==> flow/design.v <==
module SIGNAL_GENERATOR_ANALYZER_ONE_WIRE
(
	input CLK_100MHz,
	input rst,
	input  	MUAFR_MISO_P,
	input  	MUAFR_MISO_N,
	input 	enable_generate,
	output logic [11: 0] test_cnt_1,
	output logic [11: 0] test_cnt_0
);
localparam ITERATION = 1004; 
logic [3: 0] prev_MUAFR_MISO_P;
logic [3: 0] prev_MUAFR_MISO_N;
always @(posedge CLK_100MHz)
begin
	if (rst)
	begin
		prev_MUAFR_MISO_P <= 4'h0;
		prev_MUAFR_MISO_N <= 4'h0;
	end else
	begin
	prev_MUAFR_MISO_P[3] <= prev_MUAFR_MISO_P[2];
	prev_MUAFR_MISO_P[2] <= prev_MUAFR_MISO_P[1];
	prev_MUAFR_MISO_P[1] <= prev_MUAFR_MISO_P[0];
	prev_MUAFR_MISO_P[0] <= MUAFR_MISO_P;
	prev_MUAFR_MISO_N[3] <= prev_MUAFR_MISO_N[2];
	prev_MUAFR_MISO_N[2] <= prev_MUAFR_MISO_N[1];
	prev_MUAFR_MISO_N[1] <= prev_MUAFR_MISO_N[0];
	prev_MUAFR_MISO_N[0] <= MUAFR_MISO_N;
	end
end
logic [15: 0] cnt_analyzer;
logic [11: 0] cnt_skew_P;
logic [11: 0] cnt_skew_N;
always @(posedge CLK_100MHz)
begin
	if (rst)
	begin
		cnt_skew_P <= 0;
		cnt_skew_N <= 0;
		cnt_analyzer <= 0;
		test_cnt_1 <= 0;
		test_cnt_0 <= 0;
	end else
	if (enable_generate == 0)
		begin
			if ((~prev_MUAFR_MISO_P[2] & MUAFR_MISO_P) | (prev_MUAFR_MISO_P[2] & ~MUAFR_MISO_P))
				cnt_skew_P <= cnt_skew_P + 1;
			if ((~prev_MUAFR_MISO_N[2] & MUAFR_MISO_N) | (prev_MUAFR_MISO_N[2] & ~MUAFR_MISO_N))
				cnt_skew_N <= cnt_skew_N + 1;
			if (cnt_analyzer == (ITERATION - 2))
			begin
				cnt_skew_N <= 0;
				cnt_skew_P <= 0;
				test_cnt_1 <= cnt_skew_P;
				test_cnt_0 <= cnt_skew_N;
			end
			if (cnt_analyzer == ITERATION)
				cnt_analyzer <= 0;
			else
				cnt_analyzer <= cnt_analyzer + 1;
		end else
		begin
			cnt_skew_P <= 0;
			cnt_skew_N <= 0;
			cnt_analyzer <= 0;
		end
end
endmodule
module SIGNAL_GENERATOR_ANALYZER
(
	input CLK_100MHz,
	input rst,
	output logic [15:0] MUAFR_MOSI_P,
	output [15:0] MUAFR_MOSI_N,
	input  logic [15:0] MUAFR_MISO_P,
	input  logic [15:0] MUAFR_MISO_N,
	input enable_generate,
	output logic [15:0] status_wire,
	output [15:0] status_gen
);
logic kz;
logic kz_P;
logic kz_N;
logic [15: 0] status_gen_P;
logic [15: 0] status_gen_N;
assign status_gen [15: 0] = status_gen_P [15: 0] & status_gen_N [15: 0];
assign kz = kz_N & kz_P;
localparam cnt_ETALON_GEN_min = 20;
localparam cnt_ETALON_GEN_max = 250;
assign MUAFR_MOSI_N [15: 0]  = ~ MUAFR_MOSI_P [15: 0];
localparam ITERATION = 102;
logic [2: 0] prev_flag_signal_P;
logic [7: 0] cnt_kz_signal_P;
logic [7: 0] cnt_kz_signal_N;
logic [15: 0] fail;
logic [3: 0] j;
logic flag_signal_P;
logic [9: 0] cnt_true_channel [15: 0];
logic [9: 0] cnt_status_true;
wire [8:0] test_cnt_1 [15: 0];
wire [8:0] test_cnt_0 [15: 0];
genvar i;
generate
	for (i = 0; i < 16; i = i + 1)
	begin : generator
		wire [11:0] full_cnt_1;
		wire [11:0] full_cnt_0;
		SIGNAL_GENERATOR_ANALYZER_ONE_WIRE signal_generator_analyzer_one_wire
		(
			.CLK_100MHz(CLK_100MHz),
			.rst(rst),
			.enable_generate(enable_generate),
			.MUAFR_MISO_P(MUAFR_MISO_P[i]),
			.MUAFR_MISO_N(MUAFR_MISO_N[i]),
			.test_cnt_1(full_cnt_1),
			.test_cnt_0(full_cnt_0)
		);
		assign test_cnt_1[i] = full_cnt_1[8:0];
		assign test_cnt_0[i] = full_cnt_0[8:0];
	always @(posedge CLK_100MHz)
	if (rst)
		status_gen_P [i] <= 0;
	else if (enable_generate == 0)
		if ((test_cnt_1 [i] > cnt_ETALON_GEN_min - 1) & (test_cnt_1 [i] < cnt_ETALON_GEN_max + 1))
			status_gen_P [i] <= 1;
		else
			status_gen_P [i] <= 0;
	always @(posedge CLK_100MHz)
	if (rst)
		status_gen_N [i] <= 0;
	else if (enable_generate == 0)
		if ((test_cnt_0 [i] > cnt_ETALON_GEN_min - 1) & (test_cnt_0 [i] < cnt_ETALON_GEN_max + 1))
			status_gen_N [i] <= 1;
		else
			status_gen_N [i] <= 0;
	end
endgenerate
integer k;
always @(posedge CLK_100MHz)
begin
	if (rst)
	begin
		MUAFR_MOSI_P <= 16'h0;
		prev_flag_signal_P <= 3'b0;
		cnt_kz_signal_P <= 0;
		cnt_kz_signal_N <= 0;
		kz_P <= 0;
		kz_N <= 0;
		fail <= 16'hFFFF;
		j <= 0;
		flag_signal_P <= 1;
		for (k = 0; k < 16; k = k + 1)
			cnt_true_channel [k] <= 0;
		cnt_status_true <= 0;
		status_wire <= 16'h0;
	end else
	if (enable_generate == 1)
	begin
		if (flag_signal_P == 1)		 
		begin
			if (prev_flag_signal_P [0] != flag_signal_P)
			begin
				MUAFR_MOSI_P [15: 0] <= 16'h0;
			end else
			begin
				MUAFR_MOSI_P [j] <= ((cnt_status_true  < (ITERATION - 6)) & (cnt_status_true >= 0)) ? 1 : 0;
			end
		end	else
		begin
			if (prev_flag_signal_P [0] != flag_signal_P)
			begin
				MUAFR_MOSI_P [15: 0] <= 16'hFFFF;
			end else
			begin
				MUAFR_MOSI_P [j] <= ((cnt_status_true  < (ITERATION - 6)) & (cnt_status_true >= 0)) ? 0 : 1;
			end
		end
		prev_flag_signal_P [2] <= prev_flag_signal_P [1];
		prev_flag_signal_P [1] <= prev_flag_signal_P [0];
		prev_flag_signal_P [0] <= flag_signal_P;
		if (cnt_status_true  == (ITERATION - 3))  
		begin
			j <= j + 1;
			cnt_status_true <= 0;
			if (j == 15)
				flag_signal_P <= flag_signal_P + 1;
			if (fail[j] == 0)
				status_wire [j] <= 1;
			else
				status_wire [j] <= 0;
		end else
			cnt_status_true <= cnt_status_true + 1;
		if ((cnt_status_true  == (ITERATION - 4)) & (flag_signal_P == 0))  
			if ((cnt_true_channel [j] > (ITERATION >> 1)) & (cnt_true_channel [j] < (ITERATION << 1)) & (kz == 1))
				fail[j] <= 0;
			else
				fail[j] <= 1;
		if ((cnt_status_true  > (ITERATION - 7)) & (flag_signal_P == 0))  
			if (cnt_kz_signal_P > (ITERATION - 15))
				kz_P <= 1;
			else
				kz_P <= 0;
		if ((cnt_status_true  > (ITERATION - 7)) & (flag_signal_P == 0))	 
			if (cnt_kz_signal_N > (ITERATION - 15))
				kz_N <= 1;
			else
				kz_N <= 0;
		if (cnt_status_true  == (ITERATION - 4))  
			cnt_true_channel [j] <= 0;
		else
			if ((MUAFR_MISO_P [j] == flag_signal_P) & (MUAFR_MISO_N [j] != flag_signal_P))
				cnt_true_channel [j] <= cnt_true_channel [j] + 1;
		if (cnt_status_true  == (ITERATION - 4))  
			cnt_kz_signal_P <= 0;
		else
			if (((MUAFR_MISO_P [0] == MUAFR_MISO_P [j]) + (MUAFR_MISO_P [1] == MUAFR_MISO_P [j]) + (MUAFR_MISO_P [2] == MUAFR_MISO_P [j]) + (MUAFR_MISO_P [3] == MUAFR_MISO_P [j]) + (MUAFR_MISO_P [4] == MUAFR_MISO_P [j]) + (MUAFR_MISO_P [5] == MUAFR_MISO_P [j]) + (MUAFR_MISO_P [6] == MUAFR_MISO_P [j]) + (MUAFR_MISO_P [7] == MUAFR_MISO_P [j]) + (MUAFR_MISO_P [8] == MUAFR_MISO_P [j]) + (MUAFR_MISO_P [9] == MUAFR_MISO_P [j]) + (MUAFR_MISO_P [10] == MUAFR_MISO_P [j]) + (MUAFR_MISO_P [11] == MUAFR_MISO_P [j]) + (MUAFR_MISO_P [12] == MUAFR_MISO_P [j]) + (MUAFR_MISO_P [13] == MUAFR_MISO_P [j])) == 1)
				cnt_kz_signal_P <= cnt_kz_signal_P + 1;
		if (cnt_status_true  == (ITERATION - 3)) 
			cnt_kz_signal_N <= 0;
		else
			if (((MUAFR_MISO_N [0] == MUAFR_MISO_N [j]) + (MUAFR_MISO_N [1] == MUAFR_MISO_N [j]) + (MUAFR_MISO_N [2] == MUAFR_MISO_N [j]) + (MUAFR_MISO_N [3] == MUAFR_MISO_N [j]) + (MUAFR_MISO_N [4] == MUAFR_MISO_N [j]) + (MUAFR_MISO_N [5] == MUAFR_MISO_N [j]) + (MUAFR_MISO_N [6] == MUAFR_MISO_N [j]) + (MUAFR_MISO_N [7] == MUAFR_MISO_N [j]) + (MUAFR_MISO_N [8] == MUAFR_MISO_N [j]) + (MUAFR_MISO_N [9] == MUAFR_MISO_N [j]) + (MUAFR_MISO_N [10] == MUAFR_MISO_N [j]) + (MUAFR_MISO_N [11] == MUAFR_MISO_N [j]) + (MUAFR_MISO_N [12] == MUAFR_MISO_N [j]) + (MUAFR_MISO_N [13] == MUAFR_MISO_N [j])) > 13)
				cnt_kz_signal_N <= cnt_kz_signal_N + 1;
		end else
		begin
			j <= 0;
			cnt_true_channel [j] <= 0;
			cnt_status_true <= 0;
			flag_signal_P <= 0;
			MUAFR_MOSI_P <= 16'h0;
		end
end
endmodule
==> Reports on SIGNAL_GENERATOR_ANALYZER <==
The steps from the RTL of SIGNAL_GENERATOR_ANALYZER to its reports follow in flow order.
Line numbers count from 1 in the design file above.
Operators carry their Yosys type and port widths (W data, S select, Z words).
Cell names lack the library's common part.
{ "setup": {"top_module": "SIGNAL_GENERATOR_ANALYZER", "clock": "CLK_100MHz", "lib": "sky130hd", "corner": "tt_025C_1v80"} }

==> After elaboration <==
Counts by Yosys on the flattened word-level netlist (proc, flatten, opt, wreduce). Print and check cells are left out. Cells with the same type and inputs are merged into one.
Yosys's memory passes give these memory sizes; they may raise the number of words (mostly to a power of two), join words into wider ones and drop unused or constant bits.
{ "word_totals": {"elab_cells": 788, "ff_bits": 1138, "n_memories": 1, "inputBits": 35, "ramBits": 160, "out_inout_bits": 64} }
{ "op_classes": {"logic": 215, "n_eq": 69, "reduce_logical": 58, "shift": 7, "n_cmp": 72, "mux": 66, "addsub": 81} }
{ "mem_list": {"columns": ["memory", "words", "word_bits", "line_no", "text"], "rows": [
  ["cnt_true_channel", 16, 10, 99, "logic [9: 0] cnt_true_channel [15: 0];"]
]} }
{ "ops": {"columns": ["operator", "count"], "rows": [
  ["$eq A16 B10 Y1 const B", 32],
  ["$add A12 B1 Y12 const B", 32],
  ["$gt A9 B5 Y1 const B", 32],
  ["$lt A9 B8 Y1 const B", 32],
  ["$add A16 B1 Y16 const B", 16],
  ["$and A1 B1 Y1", 103],
  ["$reduce_or A3 Y1", 33],
  ["$or A16 B16 Y16", 6],
  ["$mux W16", 5],
  ["$not A1 Y1", 66],
  ["$and A16 B16 Y16", 4],
  ["$mux W10", 6],
  ["$mux W1", 49],
  ["$shiftx A16 B4 Y1", 3],
  ["$reduce_and A2 Y1", 22],
  ["$or A1 B1 Y1", 34],
  ["$shift A1 B5 Y16", 2],
  ["$shift A1 B5 Y16 const A", 2],
  ["$not A16 Y16", 2],
  ["$mux W8", 4],
  ["$eq A1 B1 Y1", 29],
  ["$add A13 B1 Y14", 2],
  ["$add A12 B1 Y13", 2],
  ["$add A11 B1 Y12", 2],
  ["$add A10 B1 Y11", 2],
  ["$add A10 B1 Y10 const B", 2],
  ["$eq A10 B7 Y1 const B", 2],
  ["$add A9 B1 Y10", 2]
]} }
Other operator kinds: 26; their cells: 40.

==> Longest topological paths <==
Yosys ltp: most cells in a row. Word level: on the elaborated netlist, between registers, memories and ports. Mapped: between sequential cells and ports; inverters and the memories' decode and read muxes count.
{ "logic_depth": {"ltp_word": 18, "ABC_AREA": 1, "ltp_mapped": 32, "ltp_nobuf": 29} }

==> Mapped cells and area <==
Source: synth_stat.txt of the flow (Yosys; design flattened, memories mapped). It holds for the ABC_AREA given above (unset counts as 0); a run with the other value may have another netlist.
{ "mapped": {"area_um2": 52285.1, "mapped_cells": 6717, "ffs": 1206, "buf_cells": 210} }
{ "by_type": {"columns": ["cell_type", "count", "area_total_um2"], "rows": [
  ["dfxtp_1", 1046, 2.09E+04],
  ["edfxtp_1", 160, 4.8E+03],
  ["inv_1", 1056, 3.96E+03],
  ["a21oi_1", 675, 3378.24],
  ["nor2_1", 829, 3.11E+03],
  ["nand2_1", 813, 3.05E+03],
  ["o21ai_0", 580, 2.9E+03],
  ["nand3_1", 272, 1.36E+03],
  ["ha_1", 103, 1.29E+03],
  ["nor3_1", 243, 1.22E+03],
  ["nand4_1", 149, 932.144],
  ["xor2_1", 99, 867.082],
  ["nor3b_1", 83, 623.098],
  ["clkbuf_1", 161, 604.33],
  ["o21a_1", 75, 563.04],
  ["or2_2", 68, 425.408],
  ["nor4_1", 42, 262.752],
  ["fa_1", 12, 240.23]
]} }
Not listed: further types 31, cells in them 251.

==> Timing after synthesis <==
Path of least setup slack by OpenSTA after synthesis, without wires, with an ideal clock, recovery checks aside; 20% of the period is set as input and as output delay. Where synthesis merged equal registers, the netlist keeps one of their names.
{ "synth_path": {"path_type": "in2reg", "start": "input port MUAFR_MISO_P[10]", "end": "register cnt_kz_signal_P[7]", "arrival_time_ps": 6630, "setup_time_ps": 119, "path_delay_ps": 4749, "path_slack_ps": 3252, "n_path_buf": 1, "in_delay_ps": 2000, "stages": 28, "t_first_pin_ps": 2000, "tclk_ps": 10000, "synth_period_reached_ps": 6748} }
"path_delay_ps" is the arrival time less input delay plus setup time.
"stages" counts driving pins, that of a launching flip-flop among them; a cell with two outputs on the path counts twice.
"synth_period_reached_ps" = period - worst setup slack (recovery checks aside). The figure is calculated, with input and output delays left at 20% of the set period.
The rows between start and end are the longest chain of elaborated cells between them; the timing report does not say that the signal goes this way. Where chains are equally long, one stands for them.
Each line given opens the expression or statement behind the cell; cells for indexed reads and writes are added by Yosys, which also makes memories of some case tables.
A register here has more assigning lines than the two given.
{ "synth_between": {"path_cell_list": "inv_1 > a21oi_1 > o21ai_1 > nand2_1 > nand2_1 > nand2_1 > nor2_2 > buf_1 > xor2_1 > ha_1 > inv_1 > fa_1 > fa_1 > inv_1 > fa_1 > ha_1 > inv_1 > fa_1 > nand4_1 > nor2_1 > nand2_1 > nand2_1 > nand4_1 > nor2_1 > nand2_1 > nor2_1 > xnor2_1 > nor2_1", "elab_chain_cells": 18, "cone_cells": 33, "classes_between": "13 x add/sub; 15 x eq/ne; 1 x shift; 2 x mux; 2 x reduce/logical"} }
{ "synth_rtl": {"columns": ["item", "line_no", "text"], "rows": [
  ["start, declared", 76, "input logic [15:0] MUAFR_MISO_P,"],
  ["$shiftx A16 B4 Y1", 217, "if (((MUAFR_MISO_P [0] == MUAFR_MISO_P [j]) + (MUAFR_MISO_P [1] == MUAFR_MISO_P [j]) + (MUAFR_MISO_P [2] == MU ..."],
  ["$eq A1 B1 Y1", 217, null],
  ["$add A1 B1 Y2", 217, null],
  ["$add A2 B1 Y3", 217, null],
  ["$add A3 B1 Y4", 217, null],
  ["$add A4 B1 Y5", 217, null],
  ["$add A5 B1 Y6", 217, null],
  ["(+4 left out)", null, null],
  ["$add A10 B1 Y11", 217, null],
  ["$add A11 B1 Y12", 217, null],
  ["$add A12 B1 Y13", 217, null],
  ["$add A13 B1 Y14", 217, null],
  ["$eq A14 B1 Y1", 217, null],
  ["$mux W8", 217, null],
  ["$mux W8", 214, "if (cnt_status_true == (ITERATION - 4))"],
  ["end, assigned", 215, "cnt_kz_signal_P <= 0;"],
  ["end, assigned", 218, "cnt_kz_signal_P <= cnt_kz_signal_P + 1;"],
  ["end, declared", 94, "logic [7: 0] cnt_kz_signal_P;"]
]} }

==> Timing after layout <==
From the final timing report of run 1: the path of least setup slack in the routed layout; clock arrival at registers is part of the times.
The path's times are printed in steps of 10 ps; the period is the one set.
{ "layout_path": {"path_type": "in2reg", "start": "input port MUAFR_MISO_N[14]", "end": "register cnt_kz_signal_N[3]", "arrival_time_ps": 8310, "in_delay_ps": 2040, "tclk_ps": 10200, "path_slack_ps": 2530, "t_first_pin_ps": 2040, "setup_time_ps": 110, "stages": 22, "n_path_buf": 1} }
The rows between start and end are the longest chain of elaborated cells between them; the timing report does not say that the signal goes this way. Where chains are equally long, one stands for them.
A register here has more assigning lines than the two given.
{ "layout_between": {"path_cell_list": "clkdlybuf4s50_1 > inv_1 > nand2_1 > nand3_1 > nand2_1 > nand2_1 > nand2_1 > nor2_2 > xor2_1 > ha_1 > inv_1 > fa_1 > fa_1 > fa_1 > inv_1 > nand2_1 > fa_1 > xor2_1 > nor3_1 > nand2_1 > a21oi_1 > nor2_1", "elab_chain_cells": 18, "cone_cells": 33, "classes_between": "13 x add/sub; 1 x compare; 14 x eq/ne; 1 x shift; 2 x mux; 2 x reduce/logical"} }
{ "layout_rtl": {"columns": ["item", "line_no", "text"], "rows": [
  ["start, declared", 77, "input logic [15:0] MUAFR_MISO_N,"],
  ["$shiftx A16 B4 Y1", 222, "if (((MUAFR_MISO_N [0] == MUAFR_MISO_N [j]) + (MUAFR_MISO_N [1] == MUAFR_MISO_N [j]) + (MUAFR_MISO_N [2] == MU ..."],
  ["$eq A1 B1 Y1", 222, null],
  ["$add A1 B1 Y2", 222, null],
  ["$add A2 B1 Y3", 222, null],
  ["$add A3 B1 Y4", 222, null],
  ["$add A4 B1 Y5", 222, null],
  ["$add A5 B1 Y6", 222, null],
  ["(+4 left out)", null, null],
  ["$add A10 B1 Y11", 222, null],
  ["$add A11 B1 Y12", 222, null],
  ["$add A12 B1 Y13", 222, null],
  ["$add A13 B1 Y14", 222, null],
  ["$gt A14 B4 Y1", 222, null],
  ["$mux W8", 222, null],
  ["$mux W8", 219, "if (cnt_status_true == (ITERATION - 3))"],
  ["end, assigned", 220, "cnt_kz_signal_N <= 0;"],
  ["end, assigned", 223, "cnt_kz_signal_N <= cnt_kz_signal_N + 1;"],
  ["end, declared", 95, "logic [7: 0] cnt_kz_signal_N;"]
]} }

Data sheet: physical implementation of SIGNAL_GENERATOR_ANALYZER

Below are 4 stored runs of the flow (Yosys, OpenROAD; platform sky130hd) on SIGNAL_GENERATOR_ANALYZER, each with its settings and what was measured, unordered. Constraints: input delay and output delay 20% of the set period each, output load 0.01 pF.
"achievedPeriod_ps" is the run's clock period less its worst setup slack. It is reckoned from that one timing run; input and output delays stay at 20% of the period that was set.
"critical_path_time_ps" = time allowed to the worst setup path (clock period - input delay - output delay, where it has them) - its slack; a late launch clock adds to it, a late capture clock takes from it.
"power_mw" is the tool's figure for a default switching activity; nothing was simulated.
"critical_path_time_ps" is given in steps of 10 ps.

Run 1
==> flow/run.sh <==
#!/bin/bash
# the make line also repeats the synthesis and layout settings of config.mk as NAME=value (left out here)
make -C /OpenROAD-flow-scripts/flow DESIGN_CONFIG=/design/flow/config.mk WORK_HOME=/design/flow/orfs CLKGATE_MAP_FILE= finish
==> flow/config.mk <==
export PLATFORM = sky130hd
export DESIGN_NAME = SIGNAL_GENERATOR_ANALYZER
export DESIGN_NICKNAME = SIGNAL_GENERATOR_ANALYZER
export VERILOG_FILES = /design/flow/design.v
export SDC_FILE = /design/flow/constraint.sdc
export NUM_CORES = 4
export LEC_CHECK = 0
export ABC_AREA = 1
export CAP_MARGIN = 20
export CELL_PAD_IN_SITES_GLOBAL_PLACEMENT = 3
export CORE_MARGIN = 7
export CORE_UTILIZATION = 40
export CTS_CLUSTER_SIZE = 53
export GPL_ROUTABILITY_DRIVEN = 1
export GPL_TIMING_DRIVEN = 1
export MIN_ROUTING_LAYER = met2
export SETUP_SLACK_MARGIN = 0.46
export SLEW_MARGIN = 20
export TNS_END_PERCENT = 70
==> flow/constraint.sdc <==
create_clock -name core_clock -period 10.2 [get_ports {CLK_100MHz}]
set_input_delay 2.0400 -clock core_clock [delete_from_list [all_inputs] [get_ports {CLK_100MHz}]]
set_output_delay 2.0400 -clock core_clock [all_outputs]
set_load 0.01 [all_outputs]

==> results of run 1, as JSON <==
{
  "dieArea_um2": 141030.0,
  "hold_ws_ps": 389,
  "worstSetupSlack_ps": 2533,
  "final_setup_tns_ps": 0,
  "final_stdcell_area_um2": 59482.0,
  "synthesis_area_um2": 52285.1,
  "critical_path_time_ps": 5630,
  "worstPathKind": "in2reg",
  "finalUtil_frac": 0.459,
  "achievedPeriod_ps": 7667,
  "power_mw": 10.571
}

Run 2
==> flow/run.sh <==
#!/bin/bash
# the make line also repeats the synthesis and layout settings of config.mk as NAME=value (left out here)
make -C /OpenROAD-flow-scripts/flow DESIGN_CONFIG=/design/flow/config.mk WORK_HOME=/design/flow/orfs CLKGATE_MAP_FILE= finish
==> flow/config.mk <==
export PLATFORM = sky130hd
export DESIGN_NAME = SIGNAL_GENERATOR_ANALYZER
export DESIGN_NICKNAME = SIGNAL_GENERATOR_ANALYZER
export VERILOG_FILES = /design/flow/design.v
export SDC_FILE = /design/flow/constraint.sdc
export NUM_CORES = 4
export LEC_CHECK = 0
export ABC_AREA = 0
export CAP_MARGIN = 20
export CELL_PAD_IN_SITES_DETAIL_PLACEMENT = 2
export CELL_PAD_IN_SITES_GLOBAL_PLACEMENT = 3
export CORE_MARGIN = 5
export CORE_UTILIZATION = 17
export CTS_CLUSTER_DIAMETER = 74
export CTS_CLUSTER_SIZE = 32
export GPL_TIMING_DRIVEN = 0
export HOLD_SLACK_MARGIN = 0.08
export MIN_ROUTING_LAYER = met2
export PLACE_DENSITY_LB_ADDON = 0.21
export SETUP_SLACK_MARGIN = 1.15
export SLEW_MARGIN = 20
==> flow/constraint.sdc <==
create_clock -name core_clock -period 7.09 [get_ports {CLK_100MHz}]
set_input_delay 1.4180 -clock core_clock [delete_from_list [all_inputs] [get_ports {CLK_100MHz}]]
set_output_delay 1.4180 -clock core_clock [all_outputs]
set_load 0.01 [all_outputs]

==> results of run 2, as JSON <==
{
  "dieArea_um2": 310633.0,
  "hold_ws_ps": 438,
  "worstSetupSlack_ps": 1177,
  "final_setup_tns_ps": 0,
  "final_stdcell_area_um2": 61450.2,
  "synthesis_area_um2": 50930.1,
  "critical_path_time_ps": 4500,
  "worstPathKind": "in2reg",
  "finalUtil_frac": 0.206,
  "achievedPeriod_ps": 5913,
  "power_mw": 15.128
}

Run 3
==> flow/run.sh <==
#!/bin/bash
# the make line also repeats the synthesis and layout settings of config.mk as NAME=value (left out here)
make -C /OpenROAD-flow-scripts/flow DESIGN_CONFIG=/design/flow/config.mk WORK_HOME=/design/flow/orfs CLKGATE_MAP_FILE= finish
==> flow/config.mk <==
export PLATFORM = sky130hd
export DESIGN_NAME = SIGNAL_GENERATOR_ANALYZER
export DESIGN_NICKNAME = SIGNAL_GENERATOR_ANALYZER
export VERILOG_FILES = /design/flow/design.v
export SDC_FILE = /design/flow/constraint.sdc
export NUM_CORES = 4
export LEC_CHECK = 0
export ABC_AREA = 1
export CAP_MARGIN = 20
export CELL_PAD_IN_SITES_GLOBAL_PLACEMENT = 1
export CORE_MARGIN = 7
export CORE_UTILIZATION = 40
export CTS_CLUSTER_SIZE = 100
export GPL_TIMING_DRIVEN = 0
export MIN_ROUTING_LAYER = met2
export SETUP_SLACK_MARGIN = 0.46
export SLEW_MARGIN = 20
export TNS_END_PERCENT = 70
==> flow/constraint.sdc <==
create_clock -name core_clock -period 10.2 [get_ports {CLK_100MHz}]
set_input_delay 2.0400 -clock core_clock [delete_from_list [all_inputs] [get_ports {CLK_100MHz}]]
set_output_delay 2.0400 -clock core_clock [all_outputs]
set_load 0.01 [all_outputs]

==> results of run 3, as JSON <==
{
  "dieArea_um2": 141030.0,
  "hold_ws_ps": 390,
  "worstSetupSlack_ps": 2079,
  "final_setup_tns_ps": 0,
  "final_stdcell_area_um2": 60329.1,
  "synthesis_area_um2": 52285.1,
  "critical_path_time_ps": 6080,
  "worstPathKind": "in2reg",
  "finalUtil_frac": 0.465,
  "achievedPeriod_ps": 8121,
  "power_mw": 10.781
}

Run 4
==> flow/run.sh <==
#!/bin/bash
# the make line also repeats the synthesis and layout settings of config.mk as NAME=value (left out here)
make -C /OpenROAD-flow-scripts/flow DESIGN_CONFIG=/design/flow/config.mk WORK_HOME=/design/flow/orfs CLKGATE_MAP_FILE= finish
==> flow/config.mk <==
export PLATFORM = sky130hd
export DESIGN_NAME = SIGNAL_GENERATOR_ANALYZER
export DESIGN_NICKNAME = SIGNAL_GENERATOR_ANALYZER
export VERILOG_FILES = /design/flow/design.v
export SDC_FILE = /design/flow/constraint.sdc
export NUM_CORES = 4
export LEC_CHECK = 0
export ABC_AREA = 0
export CAP_MARGIN = 20
export CELL_PAD_IN_SITES_DETAIL_PLACEMENT = 0
export CELL_PAD_IN_SITES_GLOBAL_PLACEMENT = 3
export CORE_MARGIN = 2
export CORE_UTILIZATION = 19
export CTS_CLUSTER_DIAMETER = 74
export CTS_CLUSTER_SIZE = 32
export GPL_TIMING_DRIVEN = 0
export HOLD_SLACK_MARGIN = 0.08
export PLACE_DENSITY_LB_ADDON = 0.21
export SETUP_SLACK_MARGIN = 1.15
export SLEW_MARGIN = 20
==> flow/constraint.sdc <==
create_clock -name core_clock -period 7.38 [get_ports {CLK_100MHz}]
set_input_delay 1.4760 -clock core_clock [delete_from_list [all_inputs] [get_ports {CLK_100MHz}]]
set_output_delay 1.4760 -clock core_clock [all_outputs]
set_load 0.01 [all_outputs]

==> results of run 4, as JSON <==
{
  "dieArea_um2": 272213.0,
  "hold_ws_ps": 421,
  "worstSetupSlack_ps": 1252,
  "final_setup_tns_ps": 0,
  "final_stdcell_area_um2": 60795.8,
  "synthesis_area_um2": 50930.1,
  "critical_path_time_ps": 4650,
  "worstPathKind": "in2reg",
  "finalUtil_frac": 0.228,
  "achievedPeriod_ps": 6128,
  "power_mw": 14.294
}
